==> flow/design.v <==
`timescale 1ns / 1ps
module uart_rx #(
  parameter   CLK_FREQ      = 125_000_000,
  parameter   BAUD_RATE     = 115_200,
  parameter   CLKS_PER_BIT  = CLK_FREQ / BAUD_RATE
)
(
  input wire        iClk, iRst,
  input wire        iRxSerial,
  output wire [7:0] oRxByte, 
  output wire       oRxDone
 );
  localparam sIDLE             = 3'b000;
  localparam sRX_START         = 3'b001;
  localparam sRX_DATA          = 3'b010;
  localparam sRX_SAMPLE        = 3'b011;
  localparam sRX_DATA_COMPLETE = 3'b100;
  localparam sRX_STOP          = 3'b101;
  localparam sRX_DONE          = 3'b110;
  reg [2:0] rFSM_Current, wFSM_Next; 
  reg [$clog2(CLKS_PER_BIT):0]   rCnt_Current, wCnt_Next;
  reg [2:0] rBit_Current, wBit_Next;
  reg [7:0] rRxData_Current, wRxData_Next;  
  reg rRx1, rRx2;
  always @(posedge iClk)
    begin
      rRx1 <= iRxSerial;
      rRx2 <= rRx1;
    end
  always @(posedge iClk)
    begin
      if(iRst == 1)
      begin
          rFSM_Current <= sIDLE;
          rCnt_Current <= 0;
          rBit_Current <= 0;
          rRxData_Current <= 0;
      end
      else
      begin
          rFSM_Current <= wFSM_Next;
          rCnt_Current <= wCnt_Next;
          rBit_Current <= wBit_Next;
          rRxData_Current <= wRxData_Next;
      end
    end
 always @(*)
    begin
        case(rFSM_Current)
            sIDLE: 
                begin
                wCnt_Next = 0;
                wBit_Next = 0;
                wRxData_Next = 0; 
                if(iRxSerial == 0)
                    wFSM_Next = sRX_START;
                else
                    wFSM_Next = sIDLE;
                end
            sRX_START:
                begin
                    wBit_Next = 0;
                    wRxData_Next = rRxData_Current;
                    if(rCnt_Current < (CLKS_PER_BIT - 1) ) begin
                        wFSM_Next = sRX_START;
                        wCnt_Next = rCnt_Current + 1;
                    end else begin
                        wFSM_Next = sRX_DATA;
                        wCnt_Next = 0;
                    end
                end
            sRX_DATA:
                begin
                    if(rCnt_Current < (((CLKS_PER_BIT-1)/2) - 1))
                        begin
                        wFSM_Next = sRX_DATA;
                        wCnt_Next = rCnt_Current + 1;
                        wBit_Next = rBit_Current;
                        wRxData_Next = rRxData_Current;
                        end
                    else
                        begin
                        wFSM_Next = sRX_SAMPLE;
                        wCnt_Next = rCnt_Current + 1;
                        wBit_Next = rBit_Current;
                        wRxData_Next = rRxData_Current;
                        end
                end
            sRX_SAMPLE:
                begin
                    wFSM_Next = sRX_DATA_COMPLETE;
                    wCnt_Next = rCnt_Current + 1;
                    wBit_Next = rBit_Current;
                    wRxData_Next = {rRx2, rRxData_Current[7:1]};
                end
            sRX_DATA_COMPLETE:
                begin
                    if(rCnt_Current < (CLKS_PER_BIT - 1))
                        begin
                        wFSM_Next = sRX_DATA_COMPLETE;
                        wCnt_Next = rCnt_Current + 1;
                        wBit_Next = rBit_Current;
                        wRxData_Next = rRxData_Current;
                        end
                    else
                        begin
                        if(rBit_Current < 7)
                            begin
                            wFSM_Next = sRX_DATA;
                            wCnt_Next = 0;
                            wBit_Next = rBit_Current+1;
                            wRxData_Next = rRxData_Current;
                            end
                        else
                            begin
                            wFSM_Next = sRX_STOP;
                            wCnt_Next = 0;
                            wBit_Next = 0;
                            wRxData_Next = rRxData_Current;
                            end    
                        end
                end
            sRX_STOP:
                begin
                    wRxData_Next = rRxData_Current;
                    wBit_Next = 0;
                    if (rCnt_Current < (CLKS_PER_BIT - 1))
                        begin
                            wFSM_Next = sRX_STOP;
                            wCnt_Next = rCnt_Current + 1;
                        end
                    else
                        begin
                            wFSM_Next = sRX_DONE;
                            wCnt_Next = 0;
                        end
                end
            sRX_DONE:
                begin
                wRxData_Next = rRxData_Current;
                wBit_Next = 0;
                wCnt_Next = 0;
                wFSM_Next = sIDLE;
                end
            default:
                begin
                wFSM_Next = sIDLE;
                wCnt_Next = 0;
                wBit_Next = 0;
                wRxData_Next = 0;
                end
            endcase
    end
    assign oRxByte = rRxData_Current;
    assign oRxDone = (rFSM_Current == sRX_DONE) ? 1 : 0;
endmodule
`timescale 1ns / 1ps
module uart_tx #(
    parameter   CLK_FREQ      = 125000000,
    parameter   BAUD_RATE     = 115200,
    parameter   CLKS_PER_BIT  = CLK_FREQ / BAUD_RATE
  )
  (
   input wire       iClk, iRst,
   input wire       iTxStart,
   input wire [7:0] iTxByte, 
   output wire      oTxSerial,
   output wire      oTxBusy,
   output wire      oTxDone
   );
  localparam sIDLE         = 3'b000;
  localparam sTX_START     = 3'b001;
  localparam sTX_DATA      = 3'b010;
  localparam sTX_STOP      = 3'b011;
  localparam sDONE         = 3'b100;
  reg [2:0] rFSM_Current, wFSM_Next; 
  reg [$clog2(CLKS_PER_BIT):0]   rCnt_Current, wCnt_Next;
  reg [2:0] rBit_Current, wBit_Next;
  reg [7:0] rTxData_Current, wTxData_Next;
  always @(posedge iClk)
  begin
    if (iRst==1)
      begin
        rFSM_Current <= sIDLE;
        rCnt_Current <= 0;
        rBit_Current <= 0;
        rTxData_Current <= 0;
      end
    else
      begin
        rFSM_Current <= wFSM_Next;
        rCnt_Current <= wCnt_Next;
        rBit_Current <= wBit_Next;
        rTxData_Current <= wTxData_Next;
      end
  end
  always @(*)
    begin
      case (rFSM_Current)
        sIDLE :
          begin
            wCnt_Next = 0;
            wBit_Next = 0;
            if (iTxStart == 1)
              begin
                wFSM_Next = sTX_START;
                wTxData_Next = iTxByte;    
              end
            else
             begin    
                wFSM_Next = sIDLE;
                wTxData_Next = rTxData_Current;
             end
          end 
        sTX_START :
            begin
              wTxData_Next = rTxData_Current;
              wBit_Next = 0;
              if (rCnt_Current < (CLKS_PER_BIT - 1) )
                begin
                  wFSM_Next = sTX_START;
                  wCnt_Next = rCnt_Current + 1;
                end
              else
                begin
                  wFSM_Next = sTX_DATA;
                  wCnt_Next = 0;
                end
            end 
          sTX_DATA :
            begin
              if (rCnt_Current < (CLKS_PER_BIT - 1) )
                begin
                  wFSM_Next = sTX_DATA;
                  wCnt_Next = rCnt_Current + 1;
                  wTxData_Next = rTxData_Current;
                  wBit_Next = rBit_Current;
                end
              else
                begin
                  wCnt_Next = 0;
                  if (rBit_Current != 7)
                    begin
                      wFSM_Next = sTX_DATA;
                      wBit_Next = rBit_Current + 1;
                      wTxData_Next = { 1'b0, rTxData_Current[7:1] };  
                    end
                  else
                    begin
                      wFSM_Next = sTX_STOP;
                      wBit_Next = 0;
                      wTxData_Next = rTxData_Current;
                    end
                end
            end  
          sTX_STOP :
            begin
              wTxData_Next = rTxData_Current;
              wBit_Next = 0;
              if (rCnt_Current < (CLKS_PER_BIT - 1) )
                begin
                  wFSM_Next = sTX_STOP;
                  wCnt_Next = rCnt_Current + 1;
                end
              else
                begin
                  wFSM_Next = sDONE;
                  wCnt_Next = 0;
                end
            end 
          sDONE :
            begin
              wTxData_Next = rTxData_Current;
              wBit_Next = 0;
              wCnt_Next = 0;
              wFSM_Next = sIDLE;
            end
          default :
            begin
              wFSM_Next = sIDLE;
              wCnt_Next = 0;
              wBit_Next = 0;
              wTxData_Next = 0;
            end 
        endcase
    end
  reg rTxSerial;
  always @(*)
  begin
    if (rFSM_Current == sTX_START)
      rTxSerial = 0;
    else if (rFSM_Current == sTX_DATA)
      rTxSerial = rTxData_Current[0];
    else
      rTxSerial = 1;
  end
  assign oTxSerial = rTxSerial;
  assign oTxBusy = ( (rFSM_Current == sIDLE) || (rFSM_Current == sDONE) ) ? 0 : 1;
  assign oTxDone = (rFSM_Current == sDONE) ? 1 : 0;
endmodule
`timescale 1ns / 1ps
module partial_full_adder(
    input   wire iA, iB,
    input   wire iCarryIn,
    output  wire oSum, oGen, oPropagate
    );
assign oSum = iA ^ iB ^ iCarryIn;
assign oGen = iA & iB;
assign oPropagate = iA | iB;
endmodule
`timescale 1ns / 1ps
module carry_lookahead_adder_4b #(
    parameter ADDER_WIDTH = 4
) (
    input   wire [ADDER_WIDTH-1:0] iA, iB,
    input   wire                   iCarryIn,
    output  wire [ADDER_WIDTH-1:0] oSum,
    output  wire                   oCarry
);
    wire [ADDER_WIDTH-1:0] wGen, wPropagate;
    partial_full_adder PFA1(
        .iA(iA[0]),
        .iB(iB[0]),
        .iCarryIn(iCarryIn),
        .oSum(oSum[0]),
        .oGen(wGen[0]),
        .oPropagate(wPropagate[0])
    );
    partial_full_adder PFA2(
        .iA(iA[1]),
        .iB(iB[1]),
        .iCarryIn(wCarry[0]),  
        .oSum(oSum[1]),
        .oGen(wGen[1]),
        .oPropagate(wPropagate[1])
    );
    partial_full_adder PFA3(
        .iA(iA[2]),
        .iB(iB[2]),
        .iCarryIn(wCarry[1]),  
        .oSum(oSum[2]),
        .oGen(wGen[2]),
        .oPropagate(wPropagate[2])
    );
    partial_full_adder PFA4(
        .iA(iA[3]),
        .iB(iB[3]),
        .iCarryIn(wCarry[2]),  
        .oSum(oSum[3]),
        .oGen(wGen[3]),
        .oPropagate(wPropagate[3])
    );
    wire [ADDER_WIDTH-2:0] wCarry;
    assign wCarry[0] = wGen[0] | (wPropagate[0] & iCarryIn);
    assign wCarry[1] = wGen[1] | (wPropagate[1] & wGen[0]) | (wPropagate[1] & wPropagate[0] & iCarryIn);
    assign wCarry[2] = wGen[2] | (wPropagate[2] & wGen[1]) | (wPropagate[2] & wPropagate[1] & wGen[0]) | (wPropagate[2] & wPropagate[1] & wPropagate[0] & iCarryIn);
    assign oCarry    = wGen[3] | (wPropagate[3] & wGen[2]) | (wPropagate[3] & wPropagate[2] & wGen[1]) | (wPropagate[3] & wPropagate[2] & wPropagate[1] & wGen[0]) | (wPropagate[3] & wPropagate[2] & wPropagate[1] & wPropagate[0] & iCarryIn); 
endmodule
`timescale 1ns / 1ps
module carry_lookahead_adder_16b (
    input   wire [15:0] iA, iB,
    input   wire                   iCarryIn,
    output  wire [15:0] oSum,
    output  wire                   oCarry
);
    wire [2:0] w_oCarry;
    carry_lookahead_adder_4b CLA1(.iA(iA[3:0]), .iB(iB[3:0]), .iCarryIn(iCarryIn), .oSum(oSum[3:0]), .oCarry(w_oCarry[0]));
    carry_lookahead_adder_4b CLA2(.iA(iA[7:4]), .iB(iB[7:4]), .iCarryIn(w_oCarry[0]), .oSum(oSum[7:4]), .oCarry(w_oCarry[1]));
    carry_lookahead_adder_4b CLA3(.iA(iA[11:8]), .iB(iB[11:8]), .iCarryIn(w_oCarry[1]), .oSum(oSum[11:8]), .oCarry(w_oCarry[2]));
    carry_lookahead_adder_4b CLA4(.iA(iA[15:12]), .iB(iB[15:12]), .iCarryIn(w_oCarry[2]), .oSum(oSum[15:12]), .oCarry(oCarry));
endmodule
`timescale 1ns / 1ps
module carry_select_adder_Nb #(
    parameter ADDER_WIDTH = 128,
    parameter SUB_WIDTH = 16
) (
    input   wire [ADDER_WIDTH-1:0] iA, iB,
    input   wire                   iCarryIn,
    output  wire [ADDER_WIDTH-1:0] oSum,
    output  wire                   oCarry
);
    wire oCarry1;
    wire [1:0] oCarryFA [0:ADDER_WIDTH/SUB_WIDTH-1];
    wire [SUB_WIDTH-1:0] oSumFA [0:ADDER_WIDTH/SUB_WIDTH-1][0:1];
    carry_lookahead_adder_16b CLA(.iA(iA[SUB_WIDTH-1:0]), .iB(iB[SUB_WIDTH-1:0]), .iCarryIn(iCarryIn), .oSum(oSum[SUB_WIDTH-1:0]), .oCarry(oCarry1));
    genvar i;
    generate
        for (i = SUB_WIDTH; i < ADDER_WIDTH; i = i + SUB_WIDTH)
        begin : adders
            carry_lookahead_adder_16b CLA_noCarry(.iA(iA[i+SUB_WIDTH-1:i]), .iB(iB[i+SUB_WIDTH-1:i]), .iCarryIn(1'b0), .oSum(oSumFA[i/SUB_WIDTH][0]), .oCarry(oCarryFA[i/SUB_WIDTH][0]));
            carry_lookahead_adder_16b CLA_carry(.iA(iA[i+SUB_WIDTH-1:i]), .iB(iB[i+SUB_WIDTH-1:i]), .iCarryIn(1'b1), .oSum(oSumFA[i/SUB_WIDTH][1]), .oCarry(oCarryFA[i/SUB_WIDTH][1]));
        end
    endgenerate
    wire [1:ADDER_WIDTH/SUB_WIDTH-1] mux_select;
    assign mux_select[1] = (oCarry1 == 0) ? oCarryFA[1][0] : oCarryFA[1][1];
    genvar j;
    generate
        for (j = 2; j < ADDER_WIDTH/SUB_WIDTH; j = j + 1)
        begin
            assign mux_select[j] = (mux_select[j-1] == 0) ? oCarryFA[j-1][0] : oCarryFA[j-1][1];
        end
    endgenerate
    generate
        genvar l;
        for (l = 0; l < SUB_WIDTH; l = l + 1)
        begin : assign_bit
            assign oSum[SUB_WIDTH + l] = (oCarry1 == 0) ? oSumFA[1][0][l] : oSumFA[1][1][l];
        end
    endgenerate
    genvar k;
    generate
        for (k = SUB_WIDTH*2; k < ADDER_WIDTH; k = k + SUB_WIDTH)
        begin : assign_sum
            genvar l;
            for (l = 0; l < SUB_WIDTH; l = l + 1)
            begin : assign_bit
                assign oSum[k+l] = (mux_select[k/SUB_WIDTH] == 0) ? oSumFA[k/SUB_WIDTH][0][l] : oSumFA[k/SUB_WIDTH][1][l];
            end
        end
    endgenerate
    assign oCarry = (mux_select[ADDER_WIDTH/SUB_WIDTH-1] == 0) ? oCarryFA[ADDER_WIDTH/SUB_WIDTH-1][0] : oCarryFA[ADDER_WIDTH/SUB_WIDTH-1][1];
endmodule
`timescale 1ns / 1ps
module mp_adder #(
      parameter OPERAND_WIDTH = 512,
      parameter ADDER_WIDTH   = 128,
      parameter N_ITERATIONS  = OPERAND_WIDTH / ADDER_WIDTH
    )
    (
    input  wire                       iClk,
    input  wire                       iRst,
    input  wire                       iStart,
    input  wire                       iCommand,
    input  wire [OPERAND_WIDTH-1:0]   iOpA,
    input  wire [OPERAND_WIDTH-1:0]   iOpB,
    output wire [OPERAND_WIDTH:0]     oRes,  
    output wire                       oDone);
    wire [OPERAND_WIDTH-1:0] regA_D;
    reg  [OPERAND_WIDTH-1:0] regA_Q;
    always @(posedge iClk)
    begin
        if(iRst==1)     regA_Q <= { OPERAND_WIDTH{1'b0} }; 
        else            regA_Q <= regA_D;
    end
    wire [OPERAND_WIDTH-1:0] regB_D;
    reg  [OPERAND_WIDTH-1:0] regB_Q;    
    always @(posedge iClk)
    begin
      if(iRst==1)       regB_Q <= {OPERAND_WIDTH{1'b0}}; 
      else              regB_Q <= regB_D;
    end
    reg          muxA_sel;
    wire [OPERAND_WIDTH-1:0] muxA_Out;
    assign muxA_Out = (muxA_sel == 0) ? iOpA : { {ADDER_WIDTH{1'b0}}  , regA_Q[OPERAND_WIDTH-1:ADDER_WIDTH]};
    assign regA_D = muxA_Out;
    wire [OPERAND_WIDTH-1:0] w_invOpB;
    assign w_invOpB = (iCommand == 0) ? iOpB : (~iOpB);
    reg  muxB_sel;
    wire  [OPERAND_WIDTH-1:0] muxB_Out;
    assign muxB_Out = (muxB_sel == 0) ? w_invOpB : { {ADDER_WIDTH{1'b0}}  , regB_Q[OPERAND_WIDTH-1:ADDER_WIDTH]};
    assign regB_D = muxB_Out;
    wire [ADDER_WIDTH-1:0]  operandA;
    wire [ADDER_WIDTH-1:0]  operandB;
    wire                    carry_in;
    wire [ADDER_WIDTH-1:0]  result;
    wire                    carry_out;
    carry_select_adder_Nb #( .ADDER_WIDTH(ADDER_WIDTH)) 
    carry_select_inst   (
        .iA( operandA ), 
        .iB( operandB ),
        .iCarryIn( carry_in ),
        .oSum(result),
        .oCarry(carry_out)
      );
    reg  [OPERAND_WIDTH-1:0] regResult;
    always @(posedge iClk)
    begin
        if(iRst==1)   regResult <= { OPERAND_WIDTH{1'b0} };
      else            regResult <= { result, regResult[OPERAND_WIDTH-1:ADDER_WIDTH] };
    end
    reg  regCout;
    always @(posedge iClk)
    begin
      if(iRst==1)   regCout <= 1'b0;
      else          regCout <= carry_out;
    end
    wire w_Carry;
    assign w_Carry = (iCommand == 0) ? 1'b0 : 1'b1;  
    reg  muxCarry_sel;
    wire muxCarryIn;
    assign muxCarryIn = (muxCarry_sel == 0) ? w_Carry : regCout;
    assign operandA = regA_Q;
    assign operandB = regB_Q;
    assign carry_in = muxCarryIn;
    assign oRes = { regCout, regResult};
    localparam s_IDLE         = 3'b000;
    localparam s_STORE_OPS    = 3'b001;
    localparam s_ADD_FIRST    = 3'b010;
    localparam s_ADD_WORDS    = 3'b011;
    localparam s_DONE         = 3'b100;
    reg [2:0] rFSM_current, wFSM_next;
    always @(posedge iClk)
    begin
        if(iRst==1)	  
            rFSM_current <= s_IDLE;
        else          
            rFSM_current <= wFSM_next;
    end
    reg [$clog2(N_ITERATIONS):0] rCnt_Current, wCnt_next;
    always @(posedge iClk)
    begin
        if(iRst==1)	  
            rCnt_Current <= 0;
        else          
            rCnt_Current <= wCnt_next;
    end
    always @(*)
    begin
        case(rFSM_current)
            s_IDLE: 
              begin         
                muxA_sel = 0;
                muxB_sel = 0;
                muxCarry_sel = 0;
                wCnt_next = 0;
                if (iStart==1)
                    wFSM_next = s_STORE_OPS;
                else
                    wFSM_next = s_IDLE;
              end
            s_STORE_OPS: 
              begin
                muxA_sel = 0;
                muxB_sel = 0;
                muxCarry_sel = 0;
                wCnt_next = rCnt_Current + 1;
                wFSM_next = s_ADD_FIRST;
              end
            s_ADD_FIRST: 
              begin
                muxA_sel = 1;
                muxB_sel = 1;
                muxCarry_sel = 0;
                wCnt_next = rCnt_Current + 1;
                wFSM_next = s_ADD_WORDS;
              end
            s_ADD_WORDS: 
              begin
                muxA_sel = 1;
                muxB_sel = 1;
                muxCarry_sel = 1;
                wCnt_next = rCnt_Current + 1;
                if ( rCnt_Current < (N_ITERATIONS - 1) )
                  wFSM_next = s_ADD_WORDS;
                else
                  wFSM_next = s_DONE;
              end
            s_DONE:
              begin
                muxA_sel = 1;
                muxB_sel = 1;
                muxCarry_sel = 1;
                wCnt_next = 0;
                wFSM_next = s_IDLE;
              end  
            default: 
              begin 
                muxA_sel = 0;
                muxB_sel = 0;
                muxCarry_sel = 0;
                wCnt_next = 0;
                wFSM_next = s_IDLE;
              end
        endcase
    end
    reg regDone;
    always @(posedge iClk)
    begin
      if(iRst)    regDone <= 1'd0; 
      else        regDone <= ( rFSM_current == s_DONE ) ? 1'b1 : 1'b0;
    end
    assign oDone = regDone;
endmodule
`timescale 1ns / 1ps
module uart_top #(
    parameter   OPERAND_WIDTH = 512,
    parameter   ADDER_WIDTH   = 128,
    parameter   NBYTES        = OPERAND_WIDTH / 8,  
    parameter   CLK_FREQ      = 125_000_000,
    parameter   BAUD_RATE     = 7_812_500    
  )  
  (
    input   wire   iClk, iRst,
    input   wire   iRx,
    output  wire   oTx
  );
  reg [NBYTES*8-1:0] rBuffer1, rBuffer2;
  wire [(NBYTES)*8:0] wBuffer3;
  reg [(NBYTES+1)*8-1:0] rBufferRes;
  localparam s_IDLE         = 3'b000;
  localparam s_WAIT_RX1     = 3'b001;
  localparam s_WAIT_RX2     = 3'b010;
  localparam s_ADDITION     = 3'b011;
  localparam s_TX           = 3'b100;
  localparam s_WAIT_TX      = 3'b101;
  localparam s_DONE         = 3'b110;
  localparam s_WAIT_ADD_SUB = 3'b111;
  reg [2:0]   rFSM;  
  reg         rTxStart;
  reg [7:0]   rTxByte;
  wire        wTxBusy;
  wire        wTxDone;
  wire [7:0] wRxByte;
  wire wRxDone;
  uart_tx #(  .CLK_FREQ(CLK_FREQ), .BAUD_RATE(BAUD_RATE) )
  UART_TX_INST
    (.iClk(iClk),
     .iRst(iRst),
     .iTxStart(rTxStart),
     .iTxByte(rTxByte),
     .oTxSerial(oTx),
     .oTxBusy(wTxBusy),
     .oTxDone(wTxDone)
     );
  uart_rx #( .CLK_FREQ(CLK_FREQ), .BAUD_RATE(BAUD_RATE) )
  UART_RX_INST
  (.iClk(iClk),
   .iRst(iRst),
   .iRxSerial(iRx),
   .oRxByte(wRxByte),
   .oRxDone(wRxDone)
   );
   reg r_StartAdd;
   wire w_DoneAdd;
   mp_adder #( .OPERAND_WIDTH(OPERAND_WIDTH), .ADDER_WIDTH(ADDER_WIDTH) ) MP_ADDER_INST
   (.iClk(iClk),
    .iRst(iRst),
    .iStart(r_StartAdd),
    .iCommand(r_add_sub[0]),
    .iOpA(rBuffer1),
    .iOpB(rBuffer2),
    .oRes(wBuffer3),
    .oDone(w_DoneAdd)
   );
   reg [7:0] r_add_sub;
  reg [$clog2(NBYTES):0] rCnt_Current;
  always @(posedge iClk)
  begin
  if (iRst == 1 ) 
    begin
      rFSM <= s_IDLE;
      rTxStart <= 0;
      rCnt_Current <= 0;
      rTxByte <= 0;
      rBuffer1 <= 0;
      rBuffer2 <= 0;
      rBufferRes <= 0;
    end 
  else 
    begin
      case (rFSM)
        s_IDLE :
          begin
            rFSM <= s_WAIT_ADD_SUB;
          end
        s_WAIT_ADD_SUB :
          begin
            if (wRxDone==1)
                begin
                    r_add_sub <= wRxByte;
                    rFSM <= s_WAIT_RX1;
                end 
             else
                begin
                    rFSM <= s_WAIT_ADD_SUB;
                end           
          end
        s_WAIT_RX1 :
          begin
          r_StartAdd <= 0;
            if (wRxDone==1)
                begin
                if(rCnt_Current<NBYTES-1)
                    begin
                    rCnt_Current<=rCnt_Current+1;
                    rFSM <= s_WAIT_RX1;
                    rBuffer1 <= { rBuffer1[NBYTES*8-9:0],wRxByte};            
                    end
                else
                    begin
                    rCnt_Current<=0;
                    rBuffer1 <= { rBuffer1[NBYTES*8-9:0],wRxByte}; 
                    rFSM <= s_WAIT_RX2;
                    end
                end 
             else
                begin
                    rFSM <= s_WAIT_RX1;
                end           
          end
          s_WAIT_RX2 :
          begin
            if (wRxDone==1)
                begin
                if(rCnt_Current<NBYTES-1)
                    begin
                    r_StartAdd <= 0;
                    rCnt_Current<=rCnt_Current+1;
                    rFSM <= s_WAIT_RX2;
                    rBuffer2 <= { rBuffer2[NBYTES*8-9:0],wRxByte};            
                    end
                else
                    begin
                    rCnt_Current<=0;
                    rBuffer2 <= { rBuffer2[NBYTES*8-9:0],wRxByte}; 
                    r_StartAdd <= 1;                  
                    rFSM <= s_ADDITION;
                    end
                end 
             else
                begin
                    r_StartAdd <= 0;
                    rFSM <= s_WAIT_RX2;
                end           
          end  
        s_ADDITION:
        begin
            rCnt_Current<=0;
            if(w_DoneAdd != 1)
                begin
                    r_StartAdd <= 1;
                    rFSM <= s_ADDITION;
                end
            else
                begin
                r_StartAdd <= 0;
                rFSM <= s_TX;
                if(r_add_sub[0] == 0)
                    begin
                    rBufferRes <= {7'b0000000,wBuffer3};
                    end
                else
                    begin
                    rBufferRes <= {8'b00000000,wBuffer3[OPERAND_WIDTH-1:0]};
                    end
                end
        end
        s_TX :
          begin
            if ( (rCnt_Current < (NBYTES+1)) && (wTxBusy ==0) ) 
              begin
                rFSM <= s_WAIT_TX;
                rTxStart <= 1; 
                rTxByte <= rBufferRes[(NBYTES+1)*8-1:(NBYTES+1)*8-8];             
                rBufferRes <= {rBufferRes[(NBYTES+1)*8-9:0] , 8'b0000_0000};     
                rCnt_Current <= rCnt_Current + 1;
              end 
            else 
              begin 
                rFSM <= s_DONE;
                rTxStart <= 0;
                rTxByte <= 0;
                rCnt_Current <= 0;
              end
            end 
            s_WAIT_TX :
              begin
                if (wTxDone) begin
                  rFSM <= s_TX;
                end else begin
                  rFSM <= s_WAIT_TX;
                  rTxStart <= 0;                   
                end
              end 
            s_DONE :
              begin
                rFSM <= s_WAIT_ADD_SUB;     
              end 
            default :
              rFSM <= s_IDLE;
          endcase
      end
    end       
endmodule
# Tool chain data of uart_top
# Each step is given for the RTL above and for the edited RTL.
# Lines under "orig" count in the file above, lines under "edited" in the edited file.
# "change" is "edited" less "orig", of the values as shown; "rel_change_pct" is that difference over "orig", in percent.
# Operators: Yosys type, input widths -> output width; for muxes data width and select width s.
# The mark - stands for no value.
# inputs
top_module	uart_top
clk_port	iClk
lib	sky130hd
lib_corner	tt_025C_1v80

# Edit of the RTL
# Unified diff, file above to edited file.
# The edited RTL no longer does the same as the RTL above: the edit was made by script, with no optimisation intended.
# begin of diff
@@ -365,5 +365,6 @@
 );
     wire [2:0] w_oCarry;
-    carry_lookahead_adder_4b CLA1(.iA(iA[3:0]), .iB(iB[3:0]), .iCarryIn(iCarryIn), .oSum(oSum[3:0]), .oCarry(w_oCarry[0]));
+    assign oSum[3:0] = 0;
+    assign w_oCarry[0] = 0;
     carry_lookahead_adder_4b CLA2(.iA(iA[7:4]), .iB(iB[7:4]), .iCarryIn(w_oCarry[0]), .oSum(oSum[7:4]), .oCarry(w_oCarry[1]));
     carry_lookahead_adder_4b CLA3(.iA(iA[11:8]), .iB(iB[11:8]), .iCarryIn(w_oCarry[1]), .oSum(oSum[11:8]), .oCarry(w_oCarry[2]));
# end of diff

# Word-level counts
# Counts by Yosys on the flattened word-level netlist (proc, flatten, opt, wreduce; memories kept). Register bits leave out memories and registers merged into their read ports (data or address). Print and check cells are left out.
# bits
element	orig	edited	change	rel_change_pct
ff_bits	3149	3021	-128	-4.06
inputBits	3	3	0	0.00
out_inout_bits	1	1	0	0.00
wordCells	1887	987	-900	-47.69
# classes
element	orig	edited	change	rel_change_pct
add_sub_neg	6	6	0	0.00
n_cmp	7	7	0	0.00
eq_ne	30	30	0	0.00
muxes	185	62	-123	-66.49
n_logic	1598	822	-776	-48.56
n_reduce_logical	33	32	-1	-3.03
# op_table
op	orig	edited	change	rel_change_pct
$and 1x1->1	696	368	-328	-47.13
$or 1x1->1	532	261	-271	-50.94
$xor 1x1->1	354	184	-170	-48.02
$mux 1	143	20	-123	-86.01
$not 1->1	15	8	-7	-46.67
$reduce_or 2->1	7	6	-1	-14.29
$mux 3	10	10	0	0.00
$eq 3x3->1 const B	9	9	0	0.00
$eq 3x2->1 const B	8	8	0	0.00
$mux 2	6	6	0	0.00
$reduce_and 2->1	6	6	0	0.00
$reduce_or 3->1	6	6	0	0.00
$ne 2x2->1 const B	5	5	0	0.00
$eq 3x1->1 const B	4	4	0	0.00
$logic_not 3->1	4	4	0	0.00
$mux 8	4	4	0	0.00
$add 3x1->3 const B	3	3	0	0.00
$mux 7	3	3	0	0.00
$ne 2x1->1 const B	3	3	0	0.00
$add 5x1->5 const B	2	2	0	0.00
$lt 5x4->1 const B	2	2	0	0.00
$mux 384	2	2	0	0.00
$mux 520	2	2	0	0.00
$pmux 3 s4	2	2	0	0.00
$reduce_and 3->1	2	2	0	0.00
$reduce_bool 2->1	2	2	0	0.00
$add 7x1->7 const B	1	1	0	0.00
$logic_and 1x1->1	1	1	0	0.00
# Not every row of either side is listed.

# Depth
# Depth = most cells in a row (Yosys ltp): at word level without a register or memory, in the mapped netlist without a sequential cell, where the memories' decode and read muxes count.
# logic_depth
element	orig	edited	change	rel_change_pct
word_depth	20	10	-10	-50.00
ABC_AREA	0	0	-	-
ltp_mapped	16	10	-6	-37.50
ltp_nobuf	15	10	-5	-33.33

# Netlist
# The flow's flattened synthesis, as Yosys stat reports it; memories are mapped. The netlist is that of the ABC_AREA named above (0 if unset); the other value can give another one.
# types
cell_type	orig	edited	change	rel_change_pct
sky130_fd_sc_hd__nor2_1	1251	554	-697	-55.72
sky130_fd_sc_hd__dfxtp_1	3160	2772	-388	-12.28
sky130_fd_sc_hd__a21oi_1	1530	1909	379	24.77
sky130_fd_sc_hd__nand2_1	2882	2671	-211	-7.32
sky130_fd_sc_hd__a211oi_1	896	695	-201	-22.43
sky130_fd_sc_hd__xnor2_1	571	401	-170	-29.77
sky130_fd_sc_hd__clkbuf_1	933	786	-147	-15.76
sky130_fd_sc_hd__nand4_1	3	135	132	4400.00
sky130_fd_sc_hd__o21ai_0	33	162	129	390.91
sky130_fd_sc_hd__mux2i_1	507	385	-122	-24.06
sky130_fd_sc_hd__inv_1	341	225	-116	-34.02
sky130_fd_sc_hd__nor2b_1	440	328	-112	-25.45
sky130_fd_sc_hd__ha_1	263	177	-86	-32.70
sky130_fd_sc_hd__buf_4	0	48	48	-
sky130_fd_sc_hd__and2_1	138	100	-38	-27.54
sky130_fd_sc_hd__buf_2	13	50	37	284.62
sky130_fd_sc_hd__buf_1	40	73	33	82.50
sky130_fd_sc_hd__nor3_1	29	12	-17	-58.62
# Not every row of either side is listed.
# mapped
element	orig	edited	change	rel_change_pct
cells	13383	11731	-1652	-12.34
area_um2	118727.6	103266.5	-15461.1	-13.02
sequential_area_um2	63320.7	55553.3	-7767.4	-12.27
ffs	3162	2774	-388	-12.27
buf_cells	986	957	-29	-2.94
# By module: a second synthesis without flattening, with its own total; a netlist apart from the flattened one above.
# hier_totals
element	orig	edited	change	rel_change_pct
hier_cells	13842	13482	-360	-2.60
hier_area_um2	124257.9	121480.3	-2777.6	-2.24
# Rows give one instance, submodules left out.
# modules_orig
module	n_inst	cells	area_um2	seq_area_um2
uart_top	1	6856	56954.6	31450.2
mp_adder	1	4743	50066.8	30949.7
partial_full_adder	240	6	45.0	0.0
carry_lookahead_adder_4b	60	5	38.8	0.0
carry_select_adder_Nb #(ADDER_WIDTH=128)	1	295	2099.5	0.0
uart_rx	1	108	1033.5	500.5
uart_tx	1	100	965.9	420.4
carry_lookahead_adder_16b	15	0	0.0	0.0
# modules_edited
module	n_inst	cells	area_um2	seq_area_um2
uart_top	1	6856	56954.6	31450.2
mp_adder	1	4743	50066.8	30949.7
partial_full_adder	180	6	45.0	0.0
carry_select_adder_Nb #(ADDER_WIDTH=128)	1	295	2099.5	0.0
carry_lookahead_adder_4b	45	5	38.8	0.0
uart_rx	1	108	1033.5	500.5
uart_tx	1	100	965.9	420.4
carry_lookahead_adder_16b	15	5	33.8	0.0

# Timing after synthesis
# OpenSTA on the mapped netlist: ideal clock, no wires. The path of least setup slack (recovery checks aside). Input and output delay are each 20% of the period. Register names are those of the netlist, which keeps one name where synthesis merged equal registers.
# synth_path
element	orig	edited	change	rel_change_pct
path_kind	register to register	input to register	-	-
start	reg MP_ADDER_INST.regB_Q[100]	in iRst	-	-
end	reg MP_ADDER_INST.regResult[501]	reg r_StartAdd	-	-
tclk_ns	8.0	8.0	0.0	0.00
input_delay_ns	-	1.600	-	-
setup_ns	0.128	0.254	0.126	-
launch_ns	0.000	1.600	1.600	-
arrival_time_ns	3.284	2.724	-0.560	-17.05
required_time_ns	7.872	7.746	-0.126	-1.60
slack_ns	4.589	5.022	0.433	-
path_delay_ns	3.412	1.378	-2.034	-59.61
driving_pins	16	5	-11	-68.75
n_path_buf	0	4	4	-
synth_period_reached_ns	3.411	2.978	-0.433	-12.69
# "path_delay_ns" is the arrival time less input delay plus setup time.
# "driving_pins": output pins that drive a net of the path, with the launching flip-flop's if there is one; two outputs of one cell count as two.
# "synth_period_reached_ns" = period - worst setup slack (recovery checks aside). The figure is calculated, with input and output delays left at 20% of the set period.
# Between the ends stands the longest chain of elaborated cells between them, by number of cells; it is not shown to be the way that was timed. Of several equally long chains one is given.
# Each line given opens the expression or statement behind the cell; cells for indexed reads and writes are added by Yosys, which also makes memories of some case tables.
# A register here has more assigning lines than the two given.
# synth_between_orig
cell_sequence	sky130_fd_sc_hd__dfxtp_1 > sky130_fd_sc_hd__inv_1 > sky130_fd_sc_hd__ha_1 > sky130_fd_sc_hd__or4_4 > sky130_fd_sc_hd__nor3b_2 > sky130_fd_sc_hd__and2_1 > sky130_fd_sc_hd__and2_1 > sky130_fd_sc_hd__a21boi_1 > sky130_fd_sc_hd__o211ai_2 > sky130_fd_sc_hd__a311oi_2 > sky130_fd_sc_hd__nor2_1 > sky130_fd_sc_hd__o21bai_1 > sky130_fd_sc_hd__a21oi_1 > sky130_fd_sc_hd__fa_1 > sky130_fd_sc_hd__xor2_1 > sky130_fd_sc_hd__nor2_1
elab_chain_cells	10
cone_cells	19
cone_lines	5
cone_classes	mux (2); logic (17)
# synth_lines_orig
element	line	rtl
start: declaration	446	reg  [OPERAND_WIDTH-1:0] regB_Q;
start: assignment	449	if(iRst==1)       regB_Q <= {OPERAND_WIDTH{1'b0}};
start: assignment	450	else              regB_Q <= regB_D;
$and 1x1->1	308	assign oGen = iA & iB;
$and 1x1->1	357	assign oCarry    = wGen[3] | (wPropagate[3] & wGen[2]) | (wPropagate[3] & wPropagate[2] & wGen[1]) | (wPropaga ...
$or 1x1->1 (2 in a row)	357
$and 1x1->1	357
$or 1x1->1	357
$and 1x1->1	357
$or 1x1->1	357
$mux 1	400	assign mux_select[j] = (mux_select[j-1] == 0) ? oCarryFA[j-1][0] : oCarryFA[j-1][1];
$mux 1	417	assign oSum[k+l] = (mux_select[k/SUB_WIDTH] == 0) ? oSumFA[k/SUB_WIDTH][0][l] : oSumFA[k/SUB_WIDTH][1][l];
end: assignment	478	if(iRst==1)   regResult <= { OPERAND_WIDTH{1'b0} };
end: assignment	479	else            regResult <= { result, regResult[OPERAND_WIDTH-1:ADDER_WIDTH] };
end: declaration	475	reg  [OPERAND_WIDTH-1:0] regResult;
# synth_between_edited
cell_sequence	sky130_fd_sc_hd__clkbuf_1 > sky130_fd_sc_hd__clkbuf_1 > sky130_fd_sc_hd__clkbuf_1 > sky130_fd_sc_hd__clkbuf_1 > sky130_fd_sc_hd__nor2_1
elab_chain_cells	2
cone_cells	2
cone_lines	0
cone_classes	logic (1); reduce/logical (1)
# synth_lines_edited
element	line	rtl
start: declaration	594	input   wire   iClk, iRst,
$not 1->1	-
$reduce_and 2->1	-
end: assignment	681	r_StartAdd <= 0;
end: assignment	708	r_StartAdd <= 0;
end: declaration	634	reg r_StartAdd;

# Worst path after layout
# From the final timing report of each run of pair 1: the path of least setup slack in the routed layout; clock arrival at registers is part of the times.
# layout_path
element	orig	edited	change	rel_change_pct
path_kind	register to register	register to output	-	-
start	reg MP_ADDER_INST.regB_Q[16]	reg UART_TX_INST.rFSM_Current	-	-
end	reg MP_ADDER_INST.regResult[493]	out oTx	-	-
tclk_ns	4.2	4.2	0.0	0.00
out_delay_ns	-	0.84	-	-
setup_ns	0.13	-	-	-
launch_ns	0.86	0.90	0.04	4.65
arrival_time_ns	4.66	2.55	-2.11	-45.28
required_time_ns	4.93	3.36	-1.57	-31.85
slack_ns	0.27	0.81	0.54	-
driving_pins	16	3	-13	-81.25
n_path_buf	1	1	0	0.00
# Where an end lacks its bit number, it is one bit of the signal, or one of the new flip-flops if synthesis recoded a state register.
# Between the ends stands the longest chain of elaborated cells between them, by number of cells; it is not shown to be the way that was timed. Of several equally long chains one is given.
# layout_between_orig
cell_sequence	sky130_fd_sc_hd__dfxtp_1 > sky130_fd_sc_hd__ha_1 > sky130_fd_sc_hd__nor2b_1 > sky130_fd_sc_hd__o2111ai_1 > sky130_fd_sc_hd__nand4b_1 > sky130_fd_sc_hd__a211oi_2 > sky130_fd_sc_hd__o21ai_2 > sky130_fd_sc_hd__buf_4 > sky130_fd_sc_hd__o2111ai_1 > sky130_fd_sc_hd__nand3_2 > sky130_fd_sc_hd__a21bo_2 > sky130_fd_sc_hd__a21oi_1 > sky130_fd_sc_hd__o21bai_1 > sky130_fd_sc_hd__fa_1 > sky130_fd_sc_hd__xnor2_1 > sky130_fd_sc_hd__nor2_1
elab_chain_cells	17
cone_cells	25
cone_lines	6
cone_classes	mux (7); logic (18)
# layout_lines_orig
element	line	rtl
start: declaration	446	reg  [OPERAND_WIDTH-1:0] regB_Q;
start: assignment	449	if(iRst==1)       regB_Q <= {OPERAND_WIDTH{1'b0}};
start: assignment	450	else              regB_Q <= regB_D;
$and 1x1->1	308	assign oGen = iA & iB;
$and 1x1->1	357	assign oCarry    = wGen[3] | (wPropagate[3] & wGen[2]) | (wPropagate[3] & wPropagate[2] & wGen[1]) | (wPropaga ...
$or 1x1->1 (2 in a row)	357
$and 1x1->1	357
$or 1x1->1	357
$and 1x1->1	357
$or 1x1->1	357
$and 1x1->1	357
$or 1x1->1	357
$mux 1	395	assign mux_select[1] = (oCarry1 == 0) ? oCarryFA[1][0] : oCarryFA[1][1];
$mux 1 (5 in a row)	400	assign mux_select[j] = (mux_select[j-1] == 0) ? oCarryFA[j-1][0] : oCarryFA[j-1][1];
$mux 1	417	assign oSum[k+l] = (mux_select[k/SUB_WIDTH] == 0) ? oSumFA[k/SUB_WIDTH][0][l] : oSumFA[k/SUB_WIDTH][1][l];
end: assignment	478	if(iRst==1)   regResult <= { OPERAND_WIDTH{1'b0} };
end: assignment	479	else            regResult <= { result, regResult[OPERAND_WIDTH-1:ADDER_WIDTH] };
end: declaration	475	reg  [OPERAND_WIDTH-1:0] regResult;
# layout_between_edited
cell_sequence	sky130_fd_sc_hd__dfxtp_1 > sky130_fd_sc_hd__a21oi_1 > sky130_fd_sc_hd__clkdlybuf4s50_1
# layout_lines_edited
element	line	rtl
start: declaration	176	reg [2:0] rFSM_Current, wFSM_Next;
start: assignment	184	rFSM_Current <= sIDLE;
start: assignment	191	rFSM_Current <= wFSM_Next;
end: declaration	596	output  wire   oTx
# edited: Chain of elaborated cells between the ends: none given.

# Flow runs
# Both versions went through the flow (Yosys, OpenROAD) with the same settings in each pair. Constraints: input delay and output delay 20% of the set period each, output load 0.01 pF.
# flow_settings_pair_1
CORE_UTILIZATION	40
period_ns	4.2
CAP_MARGIN	20
CORE_MARGIN	2
SLEW_MARGIN	20
# measured_pair_1
element	orig	edited	change	rel_change_pct
post_synth_area_um2	118727.6	103266.5	-15461.1	-13.02
design.die.area_um2	301192.0	262246.0	-38946.0	-12.93
layout_stdcell_area_um2	133533.0	115542.0	-17991.0	-13.47
post_route_util_pct	45.1	45.0	-0.1	-
setup_ws_ns	0.266	0.814	0.548	-
fin_tns_ns	0.000	0.000	0.000	-
worst_hold_slack_ns	0.327	0.327	0.000	-
fin_power_w	0.061697	0.053836	-0.007861	-12.74
period_reached_ns	3.934	3.386	-0.548	-13.93
# flow_settings_pair_2
ABC_AREA	0
CORE_ASPECT_RATIO	1.13
CORE_UTILIZATION	27
CTS_CLUSTER_DIAMETER	389
HOLD_SLACK_MARGIN	0.26
PLACE_DENSITY	0.67
TNS_END_PERCENT	75
period_ns	5.62
CAP_MARGIN	20
CORE_MARGIN	2
SLEW_MARGIN	20
# measured_pair_2
element	orig	edited	change	rel_change_pct
post_synth_area_um2	118727.6	103266.5	-15461.1	-13.02
design.die.area_um2	445064.0	387441.0	-57623.0	-12.95
layout_stdcell_area_um2	135112.0	116737.0	-18375.0	-13.60
post_route_util_pct	30.9	30.6	-0.3	-
setup_ws_ns	1.366	2.270	0.904	-
fin_tns_ns	0.000	0.000	0.000	-
worst_hold_slack_ns	0.325	0.327	0.002	-
fin_power_w	0.04649	0.039955	-0.006535	-14.06
period_reached_ns	4.254	3.350	-0.904	-21.25
# "period_reached_ns" means the clock period less the worst setup slack. The figure is calculated, with input and output delays left at 20% of the set period.
# "fin_power_w" is the tool's figure for a default switching activity; nothing was simulated.
